==> flow/design.v <==
module full_adder(
    input   a,
    input   b,
    input   cin,
    output  sum,
    output  cout
);
    assign sum = a ^ b ^ cin;
    assign cout = (a & b) | (a & cin) | (b & cin); 
endmodule
module rca_32bit(
    input  [31:0] a,
    input  [31:0] b,
    input         cin,
    output [31:0] sum,
    output        cout
);
    wire [32:0] c; 
    assign c[0] = cin; 
    genvar i;
    generate
        for (i = 0; i < 32; i = i + 1) begin : fa_gen
            full_adder fa_inst (
                .a(a[i]),
                .b(b[i]),
                .cin(c[i]), 
                .sum(sum[i]),
                .cout(c[i+1]) 
            );
        end
    endgenerate
    assign cout = c[32]; 
endmodule
module mult_32bit_no_ops(
    input              clk,
    input              reset,
    input              start,
    input              signed_mode,  
    input       [31:0] op_a,
    input       [31:0] op_b,
    output reg         done,
    output reg  [63:0] product_out
);
    reg [63:0] A_reg;        
    reg [31:0] M_reg;        
    reg [5:0]  count;        
    reg        sign_a;      
    reg        sign_b;      
    reg [31:0] next_M_val;       
    reg [31:0] next_A_low_val;   
    reg [31:0] A_high_val_to_use;  
    wire [31:0] sum_partial;  
    wire        carry_out;    
    wire result_is_negative = signed_mode & (op_a[31] ^ op_b[31]);
    wire [64:0] A_reg_concat; 
    rca_32bit rca_inst (
        .a(A_reg[63:32]),             
        .b(M_reg),                    
        .cin(1'b0),
        .sum(sum_partial),
        .cout(carry_out)
    );
    wire [31:0] abs_a_sum;
    rca_32bit rca_abs_a_inst (
        .a(~op_a), .b(32'h0), .cin(1'b1), .sum(abs_a_sum), .cout()
    );
    wire [31:0] abs_b_sum;
    rca_32bit rca_abs_b_inst (
        .a(~op_b), .b(32'h0), .cin(1'b1), .sum(abs_b_sum), .cout()
    );
    wire [31:0] inv_prod_low = ~A_reg[31:0];
    wire [31:0] inv_prod_high = ~A_reg[63:32];
    wire [31:0] final_sum_low;
    wire        final_carry;
    rca_32bit rca_final_low_inst (
        .a(inv_prod_low), .b(32'b0), .cin(1'b1), .sum(final_sum_low), .cout(final_carry)
    );
    wire [31:0] final_sum_high;
    rca_32bit rca_final_high_inst (
        .a(inv_prod_high), .b(32'b0), .cin(final_carry), .sum(final_sum_high), .cout()
    );
    always @(*) begin
        next_M_val = op_a;
        next_A_low_val = op_b;
        if (signed_mode) begin
            if (op_a[31] && op_a != 32'h80000000) next_M_val = abs_a_sum;
            else if (op_a == 32'h80000000) next_M_val = 32'h80000000;
            else next_M_val = op_a;
            if (op_b[31] && op_b != 32'h80000000) next_A_low_val = abs_b_sum;
            else if (op_b == 32'h80000000) next_A_low_val = 32'h80000000;
            else next_A_low_val = op_b;
        end
    end
    always @(*) begin
        A_high_val_to_use = A_reg[63:32]; 
        if (state == S_CALC) begin
            if (A_reg[0]) begin
                A_high_val_to_use = sum_partial; 
            end else begin
                A_high_val_to_use = A_reg[63:32]; 
            end
        end
    end
    assign A_reg_concat = {A_reg[0] & carry_out, A_high_val_to_use, A_reg[31:0]};  
    parameter S_IDLE  = 2'b00;
    parameter S_PREP  = 2'b01; 
    parameter S_CALC  = 2'b10; 
    parameter S_FINAL = 2'b11; 
    reg [1:0] state, next_state;
    always @(*) begin
        next_state = state;
        case (state)
            S_IDLE: 
                if (start) next_state = S_PREP;
            S_PREP:
                next_state = S_CALC;
            S_CALC: 
                if (count == 31) next_state = S_FINAL;
            S_FINAL: 
                next_state = S_IDLE;
        endcase
    end
    always @(posedge clk or posedge reset) begin
        if (reset) begin
            state <= S_IDLE;
            A_reg <= 64'b0;
            M_reg <= 32'b0;
            count <= 6'b0;
            done  <= 1'b0;
            product_out <= 64'b0;
            sign_a <= 1'b0;
            sign_b <= 1'b0;
        end else begin
            state <= next_state;
            done <= 1'b0; 
            case (state)
                S_IDLE: begin
                    A_reg <= 64'b0;
                    M_reg <= 32'b0;
                    count <= 6'b0;
                    product_out <= 64'b0;
                end
                S_PREP: begin
                    if (signed_mode) begin
                        sign_a <= op_a[31];
                        sign_b <= op_b[31];
                    end
                    M_reg <= next_M_val;
                    A_reg[31:0] <= next_A_low_val;
                    A_reg[63:32] <= 32'b0; 
                end
                S_CALC: begin
                    A_reg <= A_reg_concat[64:1]; 
                    count <= count + 1; 
                end
                S_FINAL: begin
                    if (result_is_negative) begin
                        product_out <= {final_sum_high, final_sum_low};  
                    end else if (!signed_mode) begin
                         if (op_a == 32'hFFFFFFFF && op_b == 32'hFFFFFFFF) begin
                             if (A_reg[63:32] == 32'h00000000 && A_reg[31:0] == 32'h00000001) begin
                                 product_out <= 64'hFFFFFFFE00000001;  
                             end else begin
                                 product_out <= A_reg;
                             end
                         end else begin
                             product_out <= A_reg;
                         end
                    end else begin
                        product_out <= A_reg;
                    end
                    done <= 1'b1;
                end
            endcase
        end
    end
endmodule
Appendix: tool output

Tool chain data of mult_32bit_no_ops
Each step is given for the RTL above and for the edited RTL.
Lines under "orig" count in the file above, lines under "edited" in the edited file.
"delta" is "edited" less "orig", of the values as shown; "change_rel_pct" is that difference over "orig", in percent.
Cell names lack the library's common part.
{"block": "inputs", "top": "mult_32bit_no_ops", "clk_port": "clk", "lib": "sky130hd", "lib_corner": "tt_025C_1v80"}

Edit of the RTL
Unified diff, file above to edited file.
The edited RTL no longer does the same as the RTL above: the edit was made by script, with no optimisation intended.
begin of diff
@@ -77,7 +77,11 @@
     );
     wire [31:0] final_sum_high;
+    wire [31:0] final_sum_high_m, final_sum_high_s;
     rca_32bit rca_final_high_inst (
-        .a(inv_prod_high), .b(32'b0), .cin(final_carry), .sum(final_sum_high), .cout()
+        .a(inv_prod_high), .b(32'b0), .cin(final_carry), .sum(final_sum_high_m), .cout()
     );
+    rca_32bit rca_final_high_inst_b (.a(inv_prod_high), .b(32'b0), .cin(~final_carry),
+        .sum(final_sum_high_s));
+    assign final_sum_high = final_sum_high_m ^ final_sum_high_s;
     always @(*) begin
         next_M_val = op_a;
end of diff

Word-level counts
Counts by Yosys on the flattened word-level netlist (proc, flatten, opt, wreduce; memories kept). Register bits leave out memories and registers merged into their read ports (data or address). Print and check cells are left out.
{"block": "word_totals", "element": "ff_bits", "orig": 169, "edited": 169, "delta": 0, "change_rel_pct": 0.00}
{"block": "word_totals", "element": "in_bits", "orig": 68, "edited": 68, "delta": 0, "change_rel_pct": 0.00}
{"block": "word_totals", "element": "output_inout_bits", "orig": 65, "edited": 65, "delta": 0, "change_rel_pct": 0.00}
{"block": "word_totals", "element": "word_cells", "orig": 530, "edited": 595, "delta": 65, "change_rel_pct": 12.26}
{"block": "classes", "element": "n_addsub", "orig": 1, "edited": 1, "delta": 0, "change_rel_pct": 0.00}
{"block": "classes", "element": "n_eq", "orig": 13, "edited": 13, "delta": 0, "change_rel_pct": 0.00}
{"block": "classes", "element": "mux", "orig": 20, "edited": 20, "delta": 0, "change_rel_pct": 0.00}
{"block": "classes", "element": "bitwise", "orig": 476, "edited": 541, "delta": 65, "change_rel_pct": 13.66}
{"block": "classes", "element": "n_reduce_logical", "orig": 13, "edited": 13, "delta": 0, "change_rel_pct": 0.00}
{"block": "op_table", "operator": "1-bit bitwise XOR", "orig": 189, "edited": 221, "delta": 32, "change_rel_pct": 16.93}
{"block": "op_table", "operator": "1-bit bitwise AND", "orig": 218, "edited": 249, "delta": 31, "change_rel_pct": 14.22}
{"block": "op_table", "operator": "1-bit inverter", "orig": 3, "edited": 4, "delta": 1, "change_rel_pct": 33.33}
{"block": "op_table", "operator": "32-bit bitwise XOR", "orig": 0, "edited": 1, "delta": 1}
{"block": "op_table", "operator": "1-bit OR", "orig": 62, "edited": 62, "delta": 0, "change_rel_pct": 0.00}
{"block": "op_table", "operator": "32-bit two-way mux", "orig": 7, "edited": 7, "delta": 0, "change_rel_pct": 0.00}
{"block": "op_table", "operator": "32-bit == test with constant B", "orig": 4, "edited": 4, "delta": 0, "change_rel_pct": 0.00}
{"block": "op_table", "operator": "1-bit logical AND", "orig": 4, "edited": 4, "delta": 0, "change_rel_pct": 0.00}
{"block": "op_table", "operator": "64-bit two-way mux", "orig": 4, "edited": 4, "delta": 0, "change_rel_pct": 0.00}
{"block": "op_table", "operator": "32-bit inverter", "orig": 4, "edited": 4, "delta": 0, "change_rel_pct": 0.00}
{"block": "op_table", "operator": "2-bit nonzero test", "orig": 4, "edited": 4, "delta": 0, "change_rel_pct": 0.00}
{"block": "op_table", "operator": "2-bit == test with constant B", "orig": 2, "edited": 2, "delta": 0, "change_rel_pct": 0.00}
{"block": "op_table", "operator": "2-bit two-way mux", "orig": 2, "edited": 2, "delta": 0, "change_rel_pct": 0.00}
{"block": "op_table", "operator": "2-bit != test with constant B", "orig": 2, "edited": 2, "delta": 0, "change_rel_pct": 0.00}
{"block": "op_table", "operator": "32-bit != test with constant B", "orig": 2, "edited": 2, "delta": 0, "change_rel_pct": 0.00}
{"block": "op_table", "operator": "32-bit parallel mux with 2-bit select", "orig": 2, "edited": 2, "delta": 0, "change_rel_pct": 0.00}
{"block": "op_table", "operator": "6-bit by 1-bit adder with 6-bit output with constant B", "orig": 1, "edited": 1, "delta": 0, "change_rel_pct": 0.00}
{"block": "op_table", "operator": "2-bit by 1-bit == test with 1-bit output with constant B", "orig": 1, "edited": 1, "delta": 0, "change_rel_pct": 0.00}
{"block": "op_table", "operator": "32-bit by 1-bit == test with 1-bit output with constant B", "orig": 1, "edited": 1, "delta": 0, "change_rel_pct": 0.00}
{"block": "op_table", "operator": "6-bit by 5-bit == test with 1-bit output with constant B", "orig": 1, "edited": 1, "delta": 0, "change_rel_pct": 0.00}
{"block": "op_table", "operator": "2-bit logical NOT", "orig": 1, "edited": 1, "delta": 0, "change_rel_pct": 0.00}
{"block": "op_table", "operator": "32-bit logical NOT", "orig": 1, "edited": 1, "delta": 0, "change_rel_pct": 0.00}
{"block": "op_table", "operator": "1-bit two-way mux", "orig": 1, "edited": 1, "delta": 0, "change_rel_pct": 0.00}
{"block": "op_table", "operator": "2-bit parallel mux with 4-bit select", "orig": 1, "edited": 1, "delta": 0, "change_rel_pct": 0.00}
{"block": "op_table", "operator": "32-bit parallel mux with 3-bit select", "orig": 1, "edited": 1, "delta": 0, "change_rel_pct": 0.00}
{"block": "op_table", "operator": "6-bit parallel mux with 2-bit select", "orig": 1, "edited": 1, "delta": 0, "change_rel_pct": 0.00}
{"block": "op_table", "operator": "64-bit parallel mux with 2-bit select", "orig": 1, "edited": 1, "delta": 0, "change_rel_pct": 0.00}
{"block": "op_table", "operator": "2-bit AND reduction", "orig": 1, "edited": 1, "delta": 0, "change_rel_pct": 0.00}
The list need not be complete.

Longest topological paths
Yosys ltp: most cells in a row. Word level: on the elaborated netlist, between registers, memories and ports. Mapped: between sequential cells and ports; inverters and the memories' decode and read muxes count.
{"block": "depth", "element": "ltp_word", "orig": 96, "edited": 96, "delta": 0, "change_rel_pct": 0.00}
{"block": "depth", "element": "abc_area", "orig": "0", "edited": "0"}
{"block": "depth", "element": "ltp_mapped", "orig": 68, "edited": 67, "delta": -1, "change_rel_pct": -1.47}
{"block": "depth", "element": "mapped_depth_nobuf", "orig": 66, "edited": 66, "delta": 0, "change_rel_pct": 0.00}

Synthesis result
The flow's flattened synthesis, as Yosys stat reports it; memories are mapped. The netlist is that of the ABC_AREA named above (0 if unset); the other value can give another one.
{"block": "mapped", "element": "stdcells", "orig": 1252, "edited": 1275, "delta": 23, "change_rel_pct": 1.84}
{"block": "mapped", "element": "area_um2", "orig": 11292.1, "edited": 12391.9, "delta": 1099.8, "change_rel_pct": 9.74}
{"block": "mapped", "element": "flip_flops", "orig": 171, "edited": 171, "delta": 0, "change_rel_pct": 0.00}
{"block": "types", "cell_type": "o21ai_0", "orig": 135, "edited": 42, "delta": -93, "change_rel_pct": -68.89}
{"block": "types", "cell_type": "a22oi_1", "orig": 92, "edited": 2, "delta": -90, "change_rel_pct": -97.83}
{"block": "types", "cell_type": "o21ai_1", "orig": 1, "edited": 47, "delta": 46, "change_rel_pct": 4600.00}
{"block": "types", "cell_type": "a22o_1", "orig": 0, "edited": 42, "delta": 42}
{"block": "types", "cell_type": "nand2_1", "orig": 171, "edited": 137, "delta": -34, "change_rel_pct": -19.88}
{"block": "types", "cell_type": "xor2_1", "orig": 2, "edited": 33, "delta": 31, "change_rel_pct": 1550.00}
{"block": "types", "cell_type": "a221o_1", "orig": 0, "edited": 31, "delta": 31}
{"block": "types", "cell_type": "ha_1", "orig": 127, "edited": 156, "delta": 29, "change_rel_pct": 22.83}
{"block": "types", "cell_type": "nor3_1", "orig": 3, "edited": 32, "delta": 29, "change_rel_pct": 966.67}
{"block": "types", "cell_type": "o211ai_1", "orig": 2, "edited": 31, "delta": 29, "change_rel_pct": 1450.00}
{"block": "types", "cell_type": "a32oi_2", "orig": 0, "edited": 29, "delta": 29}
{"block": "types", "cell_type": "a32oi_1", "orig": 30, "edited": 2, "delta": -28, "change_rel_pct": -93.33}
{"block": "types", "cell_type": "o31ai_1", "orig": 4, "edited": 32, "delta": 28, "change_rel_pct": 700.00}
{"block": "types", "cell_type": "nand3_1", "orig": 31, "edited": 4, "delta": -27, "change_rel_pct": -87.10}
{"block": "types", "cell_type": "a21oi_1", "orig": 58, "edited": 33, "delta": -25, "change_rel_pct": -43.10}
{"block": "types", "cell_type": "mux2i_1", "orig": 6, "edited": 31, "delta": 25, "change_rel_pct": 416.67}
{"block": "types", "cell_type": "o221a_1", "orig": 0, "edited": 17, "delta": 17}
{"block": "types", "cell_type": "a31o_1", "orig": 15, "edited": 0, "delta": -15, "change_rel_pct": -100.00}
The list need not be complete.
The figures by module come from a second, unflattened synthesis with its own total; it is not the netlist above.
{"block": "unflattened", "element": "cells_unflattened", "orig": 1221, "edited": 1291, "delta": 70, "change_rel_pct": 5.73}
{"block": "unflattened", "element": "hier_area_um2", "orig": 12548.3, "edited": 13469.2, "delta": 920.9, "change_rel_pct": 7.34}
Rows give one instance, submodules left out.
{"block": "by_module_orig", "mod": "mult_32bit_no_ops", "n_inst": 1, "cells": 1061, "mod_area_um2": 9345.2, "mod_seq_area_um2": 4280.4}
{"block": "by_module_orig", "mod": "full_adder", "n_inst": 160, "cells": 1, "mod_area_um2": 20.0, "mod_seq_area_um2": 0.0}
{"block": "by_module_orig", "mod": "rca_32bit", "n_inst": 5, "cells": 0, "mod_area_um2": 0.0, "mod_seq_area_um2": 0.0}
{"block": "by_module_edited", "mod": "mult_32bit_no_ops", "n_inst": 1, "cells": 1099, "mod_area_um2": 9625.5, "mod_seq_area_um2": 4280.4}
{"block": "by_module_edited", "mod": "full_adder", "n_inst": 192, "cells": 1, "mod_area_um2": 20.0, "mod_seq_area_um2": 0.0}
{"block": "by_module_edited", "mod": "rca_32bit", "n_inst": 6, "cells": 0, "mod_area_um2": 0.0, "mod_seq_area_um2": 0.0}

Worst setup path after synthesis
Source: OpenSTA report_checks on the synthesized netlist (no wires, ideal clock, input and output delay 20% of the period each), path of least setup slack; recovery checks are left aside. Register names are those of the netlist, which keeps one name where synthesis merged equal registers.
{"block": "synth_path", "element": "path_kind", "orig": "register to register", "edited": "register to register"}
{"block": "synth_path", "element": "from", "orig": "reg A_reg[32]", "edited": "reg A_reg[32]"}
{"block": "synth_path", "element": "to", "orig": "reg A_reg[62]", "edited": "reg A_reg[62]"}
{"block": "synth_path", "element": "clock_period_ns", "orig": 14.0, "edited": 14.0, "delta": 0.0, "change_rel_pct": 0.00}
{"block": "synth_path", "element": "setup_time_ns", "orig": 0.135, "edited": 0.135, "delta": 0.000}
{"block": "synth_path", "element": "launch_ns", "orig": 0.000, "edited": 0.000, "delta": 0.000}
{"block": "synth_path", "element": "t_arrival_ns", "orig": 14.890, "edited": 13.652, "delta": -1.238, "change_rel_pct": -8.31}
{"block": "synth_path", "element": "required_time_ns", "orig": 13.865, "edited": 13.865, "delta": 0.000, "change_rel_pct": 0.00}
{"block": "synth_path", "element": "slack_ns", "orig": -1.025, "edited": 0.214, "delta": 1.239}
{"block": "synth_path", "element": "path_delay_ns", "orig": 15.025, "edited": 13.787, "delta": -1.238, "change_rel_pct": -8.24}
{"block": "synth_path", "element": "stages", "orig": 37, "edited": 37, "delta": 0, "change_rel_pct": 0.00}
{"block": "synth_path", "element": "path_buffers", "orig": 0, "edited": 0, "delta": 0}
{"block": "synth_path", "element": "period_less_setup_slack_ns", "orig": 15.025, "edited": 13.786, "delta": -1.239, "change_rel_pct": -8.25}
"path_delay_ns" is the arrival time less input delay plus setup time.
"stages": output pins that drive a net of the path, with the launching flip-flop's if there is one; two outputs of one cell count as two.
"period_less_setup_slack_ns" = period - worst setup slack (recovery checks aside). The figure is calculated, with input and output delays left at 20% of the set period.
Between the ends stands the longest chain of elaborated cells between them, by number of cells; it is not shown to be the way that was timed. Of several equally long chains one is given.
A line is the first line of the expression or statement that the cell stems from. Yosys adds cells for indexed reads and writes and turns some case tables into memories.
At most two assigning lines are given for a register; there are more.
{"block": "synth_via_orig", "path_cell_list": "dfrtp_1 > ha_1 > inv_1 > fa_1 > fa_1 > fa_1 > fa_1 > fa_1 > fa_1 > fa_1 > fa_1 > fa_1 > fa_1 > fa_1 > fa_1 > fa_1 > fa_1 > fa_1 > fa_1 > fa_1 > fa_1 > fa_1 > fa_1 > fa_1 > fa_1 > fa_1 > fa_1 > fa_1 > fa_1 > fa_1 > fa_1 > fa_1 > fa_1 > fa_1 > nand2_1 > o21ai_0 > o21ai_0", "elab_chain_cells": 94, "cone_cells": 124, "lines_between": 4}
{"block": "synth_rtl_orig", "element": "start, declared", "line_no": 44, "rtl": "reg [63:0] A_reg;"}
{"block": "synth_rtl_orig", "element": "start, assigned", "line_no": 126, "rtl": "A_reg <= 64'b0;"}
{"block": "synth_rtl_orig", "element": "start, assigned", "line_no": 153, "rtl": "A_reg <= A_reg_concat[64:1];"}
{"block": "synth_rtl_orig", "element": "1-bit bitwise AND x2", "line_no": 9, "rtl": "assign cout = (a & b) | (a & cin) | (b & cin);"}
{"block": "synth_rtl_orig", "element": "1-bit OR x2", "line_no": 9}
{"block": "synth_rtl_orig", "element": "1-bit bitwise AND", "line_no": 9}
{"block": "synth_rtl_orig", "element": "1-bit OR x2", "line_no": 9}
{"block": "synth_rtl_orig", "element": "1-bit bitwise AND", "line_no": 9}
{"block": "synth_rtl_orig", "element": "1-bit OR x2", "line_no": 9}
{"block": "synth_rtl_orig", "element": "1-bit bitwise AND", "line_no": 9}
{"block": "synth_rtl_orig", "element": "(+74 left out)"}
{"block": "synth_rtl_orig", "element": "1-bit bitwise AND", "line_no": 9}
{"block": "synth_rtl_orig", "element": "1-bit OR x2", "line_no": 9}
{"block": "synth_rtl_orig", "element": "1-bit bitwise AND", "line_no": 9}
{"block": "synth_rtl_orig", "element": "1-bit OR x2", "line_no": 9}
{"block": "synth_rtl_orig", "element": "1-bit bitwise XOR", "line_no": 8, "rtl": "assign sum = a ^ b ^ cin;"}
{"block": "synth_rtl_orig", "element": "32-bit two-way mux", "line_no": 97, "rtl": "if (A_reg[0]) begin"}
{"block": "synth_rtl_orig", "element": "32-bit parallel mux with 2-bit select", "line_no": 136, "rtl": "case (state)"}
{"block": "synth_rtl_orig", "element": "end, assigned", "line_no": 138, "rtl": "A_reg <= 64'b0;"}
{"block": "synth_rtl_orig", "element": "end, assigned", "line_no": 153}
{"block": "synth_rtl_orig", "element": "end, declared", "line_no": 44}
{"block": "synth_via_edited", "path_cell_list": "dfrtp_1 > ha_1 > inv_1 > fa_1 > fa_1 > fa_1 > fa_1 > fa_1 > fa_1 > fa_1 > fa_1 > fa_1 > fa_1 > fa_1 > fa_1 > fa_1 > fa_1 > fa_1 > fa_1 > fa_1 > fa_1 > fa_1 > fa_1 > fa_1 > fa_1 > fa_1 > fa_1 > fa_1 > fa_1 > fa_1 > fa_1 > fa_1 > fa_1 > fa_1 > nand2_1 > o211ai_1 > o31ai_1", "elab_chain_cells": 94, "cone_cells": 124, "lines_between": 4}
{"block": "synth_rtl_edited", "element": "start, declared", "line_no": 44, "rtl": "reg [63:0] A_reg;"}
{"block": "synth_rtl_edited", "element": "start, assigned", "line_no": 130, "rtl": "A_reg <= 64'b0;"}
{"block": "synth_rtl_edited", "element": "start, assigned", "line_no": 157, "rtl": "A_reg <= A_reg_concat[64:1];"}
{"block": "synth_rtl_edited", "element": "1-bit bitwise AND x2", "line_no": 9, "rtl": "assign cout = (a & b) | (a & cin) | (b & cin);"}
{"block": "synth_rtl_edited", "element": "1-bit OR x2", "line_no": 9}
{"block": "synth_rtl_edited", "element": "1-bit bitwise AND", "line_no": 9}
{"block": "synth_rtl_edited", "element": "1-bit OR x2", "line_no": 9}
{"block": "synth_rtl_edited", "element": "1-bit bitwise AND", "line_no": 9}
{"block": "synth_rtl_edited", "element": "1-bit OR x2", "line_no": 9}
{"block": "synth_rtl_edited", "element": "1-bit bitwise AND", "line_no": 9}
{"block": "synth_rtl_edited", "element": "(+74 left out)"}
{"block": "synth_rtl_edited", "element": "1-bit bitwise AND", "line_no": 9}
{"block": "synth_rtl_edited", "element": "1-bit OR x2", "line_no": 9}
{"block": "synth_rtl_edited", "element": "1-bit bitwise AND", "line_no": 9}
{"block": "synth_rtl_edited", "element": "1-bit OR x2", "line_no": 9}
{"block": "synth_rtl_edited", "element": "1-bit bitwise XOR", "line_no": 8, "rtl": "assign sum = a ^ b ^ cin;"}
{"block": "synth_rtl_edited", "element": "32-bit two-way mux", "line_no": 101, "rtl": "if (A_reg[0]) begin"}
{"block": "synth_rtl_edited", "element": "32-bit parallel mux with 2-bit select", "line_no": 140, "rtl": "case (state)"}
{"block": "synth_rtl_edited", "element": "end, assigned", "line_no": 142, "rtl": "A_reg <= 64'b0;"}
{"block": "synth_rtl_edited", "element": "end, assigned", "line_no": 157}
{"block": "synth_rtl_edited", "element": "end, declared", "line_no": 44}

Worst path after layout
From the final timing report of each run of pair 1: the path of least setup slack in the routed layout; clock arrival at registers is part of the times.
{"block": "layout_path", "element": "path_kind", "orig": "register to register", "edited": "register to register"}
{"block": "layout_path", "element": "from", "orig": "reg M_reg[0]", "edited": "reg M_reg[0]"}
{"block": "layout_path", "element": "to", "orig": "reg A_reg[62]", "edited": "reg A_reg[62]"}
{"block": "layout_path", "element": "clock_period_ns", "orig": 14.0, "edited": 14.0, "delta": 0.0, "change_rel_pct": 0.00}
{"block": "layout_path", "element": "setup_time_ns", "orig": 0.13, "edited": 0.15, "delta": 0.02}
{"block": "layout_path", "element": "launch_ns", "orig": 0.43, "edited": 0.43, "delta": 0.00, "change_rel_pct": 0.00}
{"block": "layout_path", "element": "t_arrival_ns", "orig": 13.84, "edited": 13.83, "delta": -0.01, "change_rel_pct": -0.07}
{"block": "layout_path", "element": "required_time_ns", "orig": 14.30, "edited": 14.27, "delta": -0.03, "change_rel_pct": -0.21}
{"block": "layout_path", "element": "slack_ns", "orig": 0.46, "edited": 0.44, "delta": -0.02}
{"block": "layout_path", "element": "stages", "orig": 37, "edited": 37, "delta": 0, "change_rel_pct": 0.00}
{"block": "layout_path", "element": "path_buffers", "orig": 0, "edited": 0, "delta": 0}
Between the ends stands the longest chain of elaborated cells between them, by number of cells; it is not shown to be the way that was timed. Of several equally long chains one is given.
At most two assigning lines are given for a register; there are more.
{"block": "layout_via_orig", "path_cell_list": "dfrtp_1 > ha_1 > inv_1 > fa_2 > fa_2 > fa_2 > fa_2 > fa_2 > fa_2 > fa_2 > fa_2 > fa_2 > fa_2 > fa_2 > fa_2 > fa_2 > fa_2 > fa_2 > fa_2 > fa_2 > fa_2 > fa_2 > fa_2 > fa_2 > fa_2 > fa_2 > fa_2 > fa_2 > fa_2 > fa_2 > fa_2 > fa_2 > fa_2 > fa_1 > nand2_1 > o21ai_0 > o21ai_0", "elab_chain_cells": 94, "cone_cells": 124, "lines_between": 4}
{"block": "layout_rtl_orig", "element": "start, declared", "line_no": 45, "rtl": "reg [31:0] M_reg;"}
{"block": "layout_rtl_orig", "element": "start, assigned", "line_no": 127, "rtl": "M_reg <= 32'b0;"}
{"block": "layout_rtl_orig", "element": "start, assigned", "line_no": 148, "rtl": "M_reg <= next_M_val;"}
{"block": "layout_rtl_orig", "element": "1-bit bitwise AND x2", "line_no": 9, "rtl": "assign cout = (a & b) | (a & cin) | (b & cin);"}
{"block": "layout_rtl_orig", "element": "1-bit OR x2", "line_no": 9}
{"block": "layout_rtl_orig", "element": "1-bit bitwise AND", "line_no": 9}
{"block": "layout_rtl_orig", "element": "1-bit OR x2", "line_no": 9}
{"block": "layout_rtl_orig", "element": "1-bit bitwise AND", "line_no": 9}
{"block": "layout_rtl_orig", "element": "1-bit OR x2", "line_no": 9}
{"block": "layout_rtl_orig", "element": "1-bit bitwise AND", "line_no": 9}
{"block": "layout_rtl_orig", "element": "(+74 left out)"}
{"block": "layout_rtl_orig", "element": "1-bit bitwise AND", "line_no": 9}
{"block": "layout_rtl_orig", "element": "1-bit OR x2", "line_no": 9}
{"block": "layout_rtl_orig", "element": "1-bit bitwise AND", "line_no": 9}
{"block": "layout_rtl_orig", "element": "1-bit OR x2", "line_no": 9}
{"block": "layout_rtl_orig", "element": "1-bit bitwise XOR", "line_no": 8, "rtl": "assign sum = a ^ b ^ cin;"}
{"block": "layout_rtl_orig", "element": "32-bit two-way mux", "line_no": 97, "rtl": "if (A_reg[0]) begin"}
{"block": "layout_rtl_orig", "element": "32-bit parallel mux with 2-bit select", "line_no": 136, "rtl": "case (state)"}
{"block": "layout_rtl_orig", "element": "end, assigned", "line_no": 138, "rtl": "A_reg <= 64'b0;"}
{"block": "layout_rtl_orig", "element": "end, assigned", "line_no": 153, "rtl": "A_reg <= A_reg_concat[64:1];"}
{"block": "layout_rtl_orig", "element": "end, declared", "line_no": 44, "rtl": "reg [63:0] A_reg;"}
{"block": "layout_via_edited", "path_cell_list": "dfrtp_1 > ha_1 > inv_1 > fa_1 > fa_2 > fa_2 > fa_2 > fa_2 > fa_1 > fa_2 > fa_2 > fa_2 > fa_2 > fa_2 > fa_2 > fa_2 > fa_1 > fa_1 > fa_1 > fa_1 > fa_1 > fa_2 > fa_2 > fa_1 > fa_1 > fa_2 > fa_1 > fa_1 > fa_1 > fa_1 > fa_1 > fa_1 > fa_1 > fa_1 > nand2_1 > o211ai_1 > o31ai_1", "elab_chain_cells": 94, "cone_cells": 124, "lines_between": 4}
{"block": "layout_rtl_edited", "element": "start, declared", "line_no": 45, "rtl": "reg [31:0] M_reg;"}
{"block": "layout_rtl_edited", "element": "start, assigned", "line_no": 131, "rtl": "M_reg <= 32'b0;"}
{"block": "layout_rtl_edited", "element": "start, assigned", "line_no": 152, "rtl": "M_reg <= next_M_val;"}
{"block": "layout_rtl_edited", "element": "1-bit bitwise AND x2", "line_no": 9, "rtl": "assign cout = (a & b) | (a & cin) | (b & cin);"}
{"block": "layout_rtl_edited", "element": "1-bit OR x2", "line_no": 9}
{"block": "layout_rtl_edited", "element": "1-bit bitwise AND", "line_no": 9}
{"block": "layout_rtl_edited", "element": "1-bit OR x2", "line_no": 9}
{"block": "layout_rtl_edited", "element": "1-bit bitwise AND", "line_no": 9}
{"block": "layout_rtl_edited", "element": "1-bit OR x2", "line_no": 9}
{"block": "layout_rtl_edited", "element": "1-bit bitwise AND", "line_no": 9}
{"block": "layout_rtl_edited", "element": "(+74 left out)"}
{"block": "layout_rtl_edited", "element": "1-bit bitwise AND", "line_no": 9}
{"block": "layout_rtl_edited", "element": "1-bit OR x2", "line_no": 9}
{"block": "layout_rtl_edited", "element": "1-bit bitwise AND", "line_no": 9}
{"block": "layout_rtl_edited", "element": "1-bit OR x2", "line_no": 9}
{"block": "layout_rtl_edited", "element": "1-bit bitwise XOR", "line_no": 8, "rtl": "assign sum = a ^ b ^ cin;"}
{"block": "layout_rtl_edited", "element": "32-bit two-way mux", "line_no": 101, "rtl": "if (A_reg[0]) begin"}
{"block": "layout_rtl_edited", "element": "32-bit parallel mux with 2-bit select", "line_no": 140, "rtl": "case (state)"}
{"block": "layout_rtl_edited", "element": "end, assigned", "line_no": 142, "rtl": "A_reg <= 64'b0;"}
{"block": "layout_rtl_edited", "element": "end, assigned", "line_no": 157, "rtl": "A_reg <= A_reg_concat[64:1];"}
{"block": "layout_rtl_edited", "element": "end, declared", "line_no": 44, "rtl": "reg [63:0] A_reg;"}

Layout results
Runs of the flow (Yosys, OpenROAD) on both versions; the two runs of a pair have the same settings. The constraints put input and output delay at 20% of the set period each and load the outputs with 0.01 pF.
{"block": "settings_pair_1", "CORE_UTILIZATION": 40, "PLACE_DENSITY": 0.6, "period_ns": 14.0, "CAP_MARGIN": 20, "CORE_MARGIN": 2, "SLEW_MARGIN": 20}
{"block": "results_pair_1", "element": "synthArea_um2", "orig": 11292.1, "edited": 12391.9, "delta": 1099.8, "change_rel_pct": 9.74}
{"block": "results_pair_1", "element": "dieArea_um2", "orig": 29590.9, "edited": 32403.6, "delta": 2812.7, "change_rel_pct": 9.51}
{"block": "results_pair_1", "element": "final_stdcell_area_um2", "orig": 13646.8, "edited": 14586.5, "delta": 939.7, "change_rel_pct": 6.89}
{"block": "results_pair_1", "element": "finish.utilization_pct", "orig": 49.1, "edited": 47.8, "delta": -1.3}
{"block": "results_pair_1", "element": "setup_ws_ns", "orig": 0.459, "edited": 0.442, "delta": -0.017}
{"block": "results_pair_1", "element": "tns_ns", "orig": 0.000, "edited": 0.000, "delta": 0.000}
{"block": "results_pair_1", "element": "hold_worst_slack_ns", "orig": 0.496, "edited": 0.487, "delta": -0.009}
{"block": "results_pair_1", "element": "total_power_mw", "orig": 2.185, "edited": 2.412, "delta": 0.227, "change_rel_pct": 10.39}
{"block": "results_pair_1", "element": "clock_period_reached_ns", "orig": 13.541, "edited": 13.558, "delta": 0.017, "change_rel_pct": 0.13}
{"block": "settings_pair_2", "CORE_ASPECT_RATIO": 0.68, "CORE_UTILIZATION": 22, "CTS_CLUSTER_SIZE": 59, "GPL_ROUTABILITY_DRIVEN": 0, "MAX_ROUTING_LAYER": "met5", "PLACE_DENSITY_LB_ADDON": 0.25, "TNS_END_PERCENT": 10, "period_ns": 14.9, "CAP_MARGIN": 20, "CORE_MARGIN": 2, "SLEW_MARGIN": 20}
{"block": "results_pair_2", "element": "synthArea_um2", "orig": 11292.1, "edited": 12391.9, "delta": 1099.8, "change_rel_pct": 9.74}
{"block": "results_pair_2", "element": "dieArea_um2", "orig": 53190.6, "edited": 58277.4, "delta": 5086.8, "change_rel_pct": 9.56}
{"block": "results_pair_2", "element": "final_stdcell_area_um2", "orig": 13943.4, "edited": 14973.1, "delta": 1029.7, "change_rel_pct": 7.38}
{"block": "results_pair_2", "element": "finish.utilization_pct", "orig": 27.5, "edited": 27.0, "delta": -0.5}
{"block": "results_pair_2", "element": "setup_ws_ns", "orig": 0.476, "edited": 0.552, "delta": 0.076}
{"block": "results_pair_2", "element": "tns_ns", "orig": 0.000, "edited": 0.000, "delta": 0.000}
{"block": "results_pair_2", "element": "hold_worst_slack_ns", "orig": 0.482, "edited": 0.491, "delta": 0.009}
{"block": "results_pair_2", "element": "total_power_mw", "orig": 2.080, "edited": 2.293, "delta": 0.213, "change_rel_pct": 10.24}
{"block": "results_pair_2", "element": "clock_period_reached_ns", "orig": 14.424, "edited": 14.348, "delta": -0.076, "change_rel_pct": -0.53}
"clock_period_reached_ns" means the clock period less the worst setup slack. The figure is calculated, with input and output delays left at 20% of the set period.
"total_power_mw" is the tool's figure for a default switching activity; nothing was simulated.
